==> flow/design.v <==
`timescale 1ns/100ps
module mult(
	input 			clk,				
	input 			rst_n,				
	input 			pipe_flush,				
	input 	[63:0] 	a,				
	input 	[63:0] 	b,				
	output 	[63:0] 	result				
);
	wire [63:0] result_tmp;
	reg [63:0] pipe_reg_0;
	reg [63:0] pipe_reg_1;
	assign result_tmp = a*b;
	assign result = pipe_reg_1;
	always@(posedge clk or negedge rst_n) begin
		if(~rst_n) begin
			pipe_reg_0 <= 0;
			pipe_reg_1 <= 0;
		end
		else if(pipe_flush) begin
			pipe_reg_0 <= 0;
			pipe_reg_1 <= 0;
		end
		else begin
			pipe_reg_0 <= result_tmp;
			pipe_reg_1 <= pipe_reg_0;
		end
	end
endmodule  
`timescale 1ns/100ps
module mult_top(
	input 							clk, 
	input							rst_n,
	input							pipe_flush,
	input 			[32-1:0] 	mcand,
	input 			[32-1:0] 	mplier,
	input 			[4:0]	 		func,
	output logic 	[32-1:0] 	result
);
	localparam [4:0] ALU_ADD    = 5'h00;
	localparam [4:0] ALU_MUL    = 5'h0a;
	localparam [4:0] ALU_MULH   = 5'h0b;
	localparam [4:0] ALU_MULHSU = 5'h0c;
	localparam [4:0] ALU_MULHU  = 5'h0d;
	logic [32-1:0] mcand_in, mplier_in;
    logic signed [32-1:0] signed_mcand_in, signed_mplier_in;
    logic [2*32-1:0] product_out;
	logic signed [2*32-1:0] signed_product_out;
	logic [4:0] func_d0;
	logic [4:0] func_d1;
	assign mcand_in = mcand;
    assign mplier_in = mplier;
    assign signed_mcand_in = mcand;
    assign signed_mplier_in = mplier;
	always@(posedge clk or negedge rst_n) begin 
		if(~rst_n)begin 
			func_d0 <= ALU_ADD;
			func_d1 <= ALU_ADD;
		end
		else if(pipe_flush)begin
			func_d0 <= ALU_ADD;
			func_d1 <= ALU_ADD;
		end
		else begin
			func_d0 <= func;
			func_d1 <= func_d0;
		end
	end
    always_comb begin
        case(func_d1)
            ALU_MUL:	begin
            	result = signed_product_out[32-1:0];
            end    
            ALU_MULH:	begin
            	result = signed_product_out[2*32-1:32];
            end   
            ALU_MULHSU:	begin
            	result = product_out[2*32-1:32];
            end
            ALU_MULHU:	begin
            	result = product_out[2*32-1:32];
            end  
            default:	begin
            	result = 32'hfacebeec;   
            end    
        endcase
    end
	mult u_mult_signed(
		.clk(clk),
		.rst_n(rst_n),
		.pipe_flush(pipe_flush),
		.a({{32{signed_mcand_in[31]}},signed_mcand_in}),
		.b({{32{signed_mplier_in[31]}},signed_mplier_in}),
		.result(signed_product_out)
	);
	mult u_mult_unsigned(
		.clk(clk),
		.rst_n(rst_n),
		.pipe_flush(pipe_flush),
		.a({{32{mcand_in[31] & (func == ALU_MULHSU)}},mcand_in}),
		.b({32'b0,mplier_in}),
		.result(product_out)
	);
endmodule
# Step by step through the tools: mult_top
# Module mult_top before and after one edit of its RTL, step after step.
# Lines under "orig" count in the file above, lines under "edited" in the edited file.
# "delta" is "edited" less "orig", of the values as shown; "rel_change_pct" is that difference over "orig", in percent.
# Library cell names are shortened.
# Not given: --
# design
design,mult_top
clock,clk
library,sky130hd
pvt_corner,tt_025C_1v80

# Diff
# The edit as a unified diff against the file above.
# A script made this edit; it was not meant as an optimisation.
# begin of diff
@@ -86,4 +86,5 @@
         endcase
     end
+	wire signed [2*32-1:0] signed_product_out_0, signed_product_out_1;
 	mult u_mult_signed(
 		.clk(clk),
@@ -92,6 +93,10 @@
 		.a({{32{signed_mcand_in[31]}},signed_mcand_in}),
 		.b({{32{signed_mplier_in[31]}},signed_mplier_in}),
-		.result(signed_product_out)
+		.result(signed_product_out_0)
 	);
+	mult u_mult_signed_2 (.clk(clk), .rst_n(rst_n), .pipe_flush(~pipe_flush),
+	    .a({{32{signed_mcand_in[31]}},signed_mcand_in}),
+	    .b({{32{signed_mplier_in[31]}},signed_mplier_in}), .result(signed_product_out_1));
+	assign signed_product_out = signed_product_out_0 ^ signed_product_out_1;
 	mult u_mult_unsigned(
 		.clk(clk),
# end of diff

# Word level
# Source: Yosys, flattened and elaborated, memories not mapped. Widths are those after wreduce; folded enables and synchronous resets count as part of the registers. Registers that Yosys merges into a memory's read port (data or address) are not register bits. Print and check cells do not count. Equal cells are merged and count once.
# bits
element,orig,edited,delta,rel_change_pct
reg_bits,266,394,128,48.12
latchBits,0,0,0,--
ram_bits,0,0,0,--
romBits,0,0,0,--
clocked_rd_ports_x_width,0,0,0,--
n_memories,0,0,0,--
inputBits,72,72,0,0.00
output_inout_bits,32,32,0,0.00
wordCells,22,27,5,22.73
# op_classes
element,orig,edited,delta,rel_change_pct
add_sub_neg,0,0,0,--
mul,2,2,0,0.00
n_div,0,0,0,--
cmp,0,0,0,--
eq_ne,5,5,0,0.00
shifts,0,0,0,--
muxes,7,9,2,28.57
n_logic,1,2,1,100.00
reduce_and_logical,1,1,0,0.00
# ops
op,orig,edited,delta,rel_change_pct
two-way mux 64 bit,4,6,2,50.00
bitwise XOR 64 bit,0,1,1,--
# Unchanged operator kinds not shown: 7.

# Longest topological paths
# Yosys ltp: most cells in a row. Word level: on the elaborated netlist, between registers, memories and ports. Mapped: between sequential cells and ports; inverters and the memories' decode and read muxes count.
# depth
element,orig,edited,delta,rel_change_pct
depth_word,4,4,0,0.00
ABC_AREA,0,0,--,--
ltp_mapped,30,30,0,0.00
mapped_depth_nobuf,28,28,0,0.00

# Netlist
# The flow's flattened synthesis, as Yosys stat reports it; memories are mapped. The netlist is that of the ABC_AREA named above (0 if unset); the other value can give another one.
# by_type
type,orig,edited,delta,rel_change_pct
and2_1,471,632,161,34.18
dfrtp_1,202,330,128,63.37
xnor2_1,97,134,37,38.14
xor2_1,35,70,35,100.00
mux2i_1,32,3,-29,-90.62
nor2_1,126,99,-27,-21.43
a221oi_1,10,27,17,170.00
nand2_1,695,679,-16,-2.30
nand4_1,17,33,16,94.12
o21bai_1,17,32,15,88.24
clkbuf_1,254,267,13,5.12
nand3_1,35,23,-12,-34.29
o211ai_1,30,18,-12,-40.00
a21oi_1,117,128,11,9.40
a22oi_1,2,13,11,550.00
nor2b_1,159,153,-6,-3.77
o21ai_0,75,81,6,8.00
and3_1,14,8,-6,-42.86
# Unchanged cell types not shown: 8.
# Not every row of either side is listed.
# synth_totals
element,orig,edited,delta,rel_change_pct
cell_count,7586,7936,350,4.61
mapped_area_um2,75218.4,80045.5,4827.1,6.42
seqArea_um2,5054.8,8257.9,3203.1,63.37
flip_flops,202,330,128,63.37
n_buf,268,285,17,6.34
# By module: a second synthesis without flattening, with its own total; a netlist apart from the flattened one above.
# unflattened
element,orig,edited,delta,rel_change_pct
hier_cells,14939,22367,7428,49.72
hier_area_um2,135816.5,203343.8,67527.3,49.72
# Each row is one instance without its submodules.
# by_module_orig
mod,n_inst,n_cells,mod_area_um2,mod_seq_area_um2
mult,2,7419,67383.4,3203.1
mult_top,1,101,1049.8,250.2
# by_module_edited
mod,n_inst,n_cells,mod_area_um2,mod_seq_area_um2
mult,3,7388,67166.9,3203.1
mult_top,1,203,1843.0,250.2

# Timing after synthesis
# Path of least setup slack by OpenSTA after synthesis, without wires, with an ideal clock, recovery checks aside; 20% of the period is set as input and as output delay. Where synthesis merged equal registers, the netlist keeps one of their names.
# synth_path
element,orig,edited,delta,rel_change_pct
path_type,in2reg,in2reg,--,--
from,in func[0],in func[4],--,--
to,reg u_mult_unsigned.pipe_reg_0[58],reg u_mult_unsigned.pipe_reg_0[60],--,--
tclk_ns,13.0,13.0,0.0,0.00
input_delay_ns,2.600,2.600,0.000,0.00
setup_time_ns,0.128,0.131,0.003,--
launch_ns,2.600,2.600,0.000,0.00
arrival_time_ns,10.604,10.637,0.033,0.31
required_ns,12.872,12.869,-0.003,-0.02
slack_ns,2.268,2.231,-0.037,--
path_delay_ns,8.132,8.168,0.036,0.44
stages,26,26,0,0.00
path_buffers,1,2,1,100.00
synth_period_reached_ns,10.732,10.769,0.037,0.34
# "path_delay_ns" is the arrival time less input delay plus setup time.
# "stages" counts driving pins, that of a launching flip-flop among them; a cell with two outputs on the path counts twice.
# "synth_period_reached_ns" = period - worst setup slack (recovery checks aside). The figure is calculated, with input and output delays left at 20% of the set period.
# Between the ends stands the longest chain of elaborated cells between them, by number of cells; it is not shown to be the way that was timed. Of several equally long chains one is given.
# A line is the first line of the expression or statement that the cell stems from. Yosys adds cells for indexed reads and writes and turns some case tables into memories.
# At most two assigning lines are given for a register; there are more.
# synth_between_orig
cell_sequence,nand4b_1 > nor3_1 > clkbuf_1 > nand2_1 > fa_1 > inv_1 > fa_1 > inv_1 > fa_1 > fa_1 > inv_1 > fa_1 > fa_1 > fa_1 > fa_1 > ha_1 > a21oi_1 > o21ai_0 > a221oi_1 > o211ai_1 > a2111oi_2 > or3_4 > a21oi_2 > or2_4 > a31oi_4 > mux2_1
elab_chain_cells,4
cone_cells,4
cone_lines,3
cone_classes,mul (1); eq/ne (1); mux (1); logic (1)
# synth_rtl_orig
element,line,rtl
"start, declared",37,"input [4:0] func,"
equality test 5 x 4 -> 1 bit,100,".a({{32{mcand_in[31] & (func == ALU_MULHSU)}},mcand_in}),"
bitwise AND 1 bit,100,
multiplier 33 x 33 -> 64 bit,13,assign result_tmp = a*b;
two-way mux 64 bit,20,else if(pipe_flush) begin
"end, assigned",21,pipe_reg_0 <= 0;
"end, assigned",25,pipe_reg_0 <= result_tmp;
"end, declared",11,reg [63:0] pipe_reg_0;
# synth_between_edited
cell_sequence,nand4bb_1 > nor3b_1 > clkbuf_1 > nand2_1 > fa_1 > inv_1 > fa_1 > inv_1 > fa_1 > fa_1 > inv_1 > fa_1 > fa_1 > fa_1 > fa_1 > ha_1 > clkbuf_1 > nand2_1 > nor4_1 > nand4_1 > nor2_1 > o211ai_1 > a21o_1 > o21a_1 > o31a_1 > or3_1
elab_chain_cells,4
cone_cells,4
cone_lines,3
cone_classes,mul (1); eq/ne (1); mux (1); logic (1)
# synth_rtl_edited
element,line,rtl
"start, declared",37,"input [4:0] func,"
equality test 5 x 4 -> 1 bit,105,".a({{32{mcand_in[31] & (func == ALU_MULHSU)}},mcand_in}),"
bitwise AND 1 bit,105,
multiplier 33 x 33 -> 64 bit,13,assign result_tmp = a*b;
two-way mux 64 bit,20,else if(pipe_flush) begin
"end, assigned",21,pipe_reg_0 <= 0;
"end, assigned",25,pipe_reg_0 <= result_tmp;
"end, declared",11,reg [63:0] pipe_reg_0;

# Worst path after layout
# Path of least setup slack in the final report of each run of pair A (OpenROAD, finished layout, wires in). Where an end is a register, its clock arrival counts in the times.
# layout_path
element,orig,edited,delta,rel_change_pct
path_type,in2reg,in2reg,--,--
from,in mplier[14],in mcand[12],--,--
to,reg u_mult_unsigned.pipe_reg_0[45],reg u_mult_unsigned.pipe_reg_0[63],--,--
tclk_ns,12.2,12.2,0.0,0.00
input_delay_ns,2.44,2.44,0.00,0.00
setup_time_ns,0.15,0.11,-0.04,--
launch_ns,2.44,2.44,0.00,0.00
arrival_time_ns,12.04,11.68,-0.36,-2.99
required_ns,12.56,12.63,0.07,0.56
slack_ns,0.53,0.95,0.42,--
stages,28,29,1,3.57
path_buffers,2,2,0,0.00
# Between the ends stands the longest chain of elaborated cells between them, by number of cells; it is not shown to be the way that was timed. Of several equally long chains one is given.
# At most two assigning lines are given for a register; there are more.
# layout_between_orig
cell_sequence,clkdlybuf4s50_1 > buf_4 > and2_1 > inv_1 > fa_1 > inv_1 > fa_1 > inv_1 > fa_1 > fa_1 > inv_1 > fa_1 > fa_1 > fa_1 > inv_1 > fa_1 > inv_1 > ha_1 > a21oi_1 > o211ai_1 > nor4b_1 > nand4_1 > a221oi_1 > a21oi_1 > nand3_1 > o21ai_0 > xnor2_1 > nor2_1
elab_chain_cells,2
cone_cells,2
cone_lines,2
cone_classes,mul (1); mux (1)
# layout_rtl_orig
element,line,rtl
"start, declared",36,"input [32-1:0] mplier,"
multiplier 33 x 33 -> 64 bit,13,assign result_tmp = a*b;
two-way mux 64 bit,20,else if(pipe_flush) begin
"end, assigned",21,pipe_reg_0 <= 0;
"end, assigned",25,pipe_reg_0 <= result_tmp;
"end, declared",11,reg [63:0] pipe_reg_0;
# layout_between_edited
cell_sequence,clkdlybuf4s50_1 > nand2_1 > fa_1 > inv_1 > fa_1 > fa_1 > inv_1 > fa_1 > inv_1 > fa_1 > inv_1 > fa_1 > inv_1 > fa_1 > inv_1 > fa_1 > inv_1 > ha_1 > a21oi_1 > nand2_1 > a21oi_1 > nand3_1 > o211ai_1 > a211oi_1 > o311ai_0 > buf_4 > nand2_1 > a31oi_1 > mux2_2
elab_chain_cells,2
cone_cells,2
cone_lines,2
cone_classes,mul (1); mux (1)
# layout_rtl_edited
element,line,rtl
"start, declared",35,"input [32-1:0] mcand,"
multiplier 33 x 33 -> 64 bit,13,assign result_tmp = a*b;
two-way mux 64 bit,20,else if(pipe_flush) begin
"end, assigned",21,pipe_reg_0 <= 0;
"end, assigned",25,pipe_reg_0 <= result_tmp;
"end, declared",11,reg [63:0] pipe_reg_0;

# Measured runs
# Runs of the flow (Yosys, OpenROAD) on both versions; the two runs of a pair have the same settings. The constraints put input and output delay at 20% of the set period each and load the outputs with 0.01 pF.
# settings_pair_A
CORE_UTILIZATION,40
period_ns,12.2
CAP_MARGIN,20
CORE_MARGIN,2
SLEW_MARGIN,20
# measured_pair_A
element,orig,edited,delta,rel_change_pct
post_synth_area_um2,75218.4,80045.5,4827.1,6.42
total_die_area_um2,191529.0,203708.0,12179.0,6.36
finish.stdcell_area_um2,80164.4,85702.2,5537.8,6.91
fin_util_frac,0.428,0.43,0.002,--
ws_setup_ns,0.527,0.947,0.420,--
setup_tns_ns,0.000,0.000,0.000,--
achieved_period_ns,11.673,11.253,-0.420,-3.60
# settings_pair_B
CAP_MARGIN,30
CELL_PAD_IN_SITES_DETAIL_PLACEMENT,0
CELL_PAD_IN_SITES_GLOBAL_PLACEMENT,0
CORE_ASPECT_RATIO,0.78
CORE_MARGIN,5
CORE_UTILIZATION,15
CTS_CLUSTER_SIZE,91
GPL_ROUTABILITY_DRIVEN,1
MAX_ROUTING_LAYER,met4
SETUP_SLACK_MARGIN,-0.47
SLEW_MARGIN,30
period_ns,8.87
# measured_pair_B
element,orig,edited,delta,rel_change_pct
post_synth_area_um2,75218.4,80045.5,4827.1,6.42
total_die_area_um2,515829.0,548462.0,32633.0,6.33
finish.stdcell_area_um2,98420.6,101800.0,3379.4,3.43
fin_util_frac,0.197,0.191,-0.006,--
ws_setup_ns,-0.656,-0.553,0.103,--
setup_tns_ns,-14.178,-15.866,-1.688,--
achieved_period_ns,9.526,9.423,-0.103,-1.08
# "achieved_period_ns" = clock period - worst setup slack. The figure is calculated, with input and output delays left at 20% of the set period.
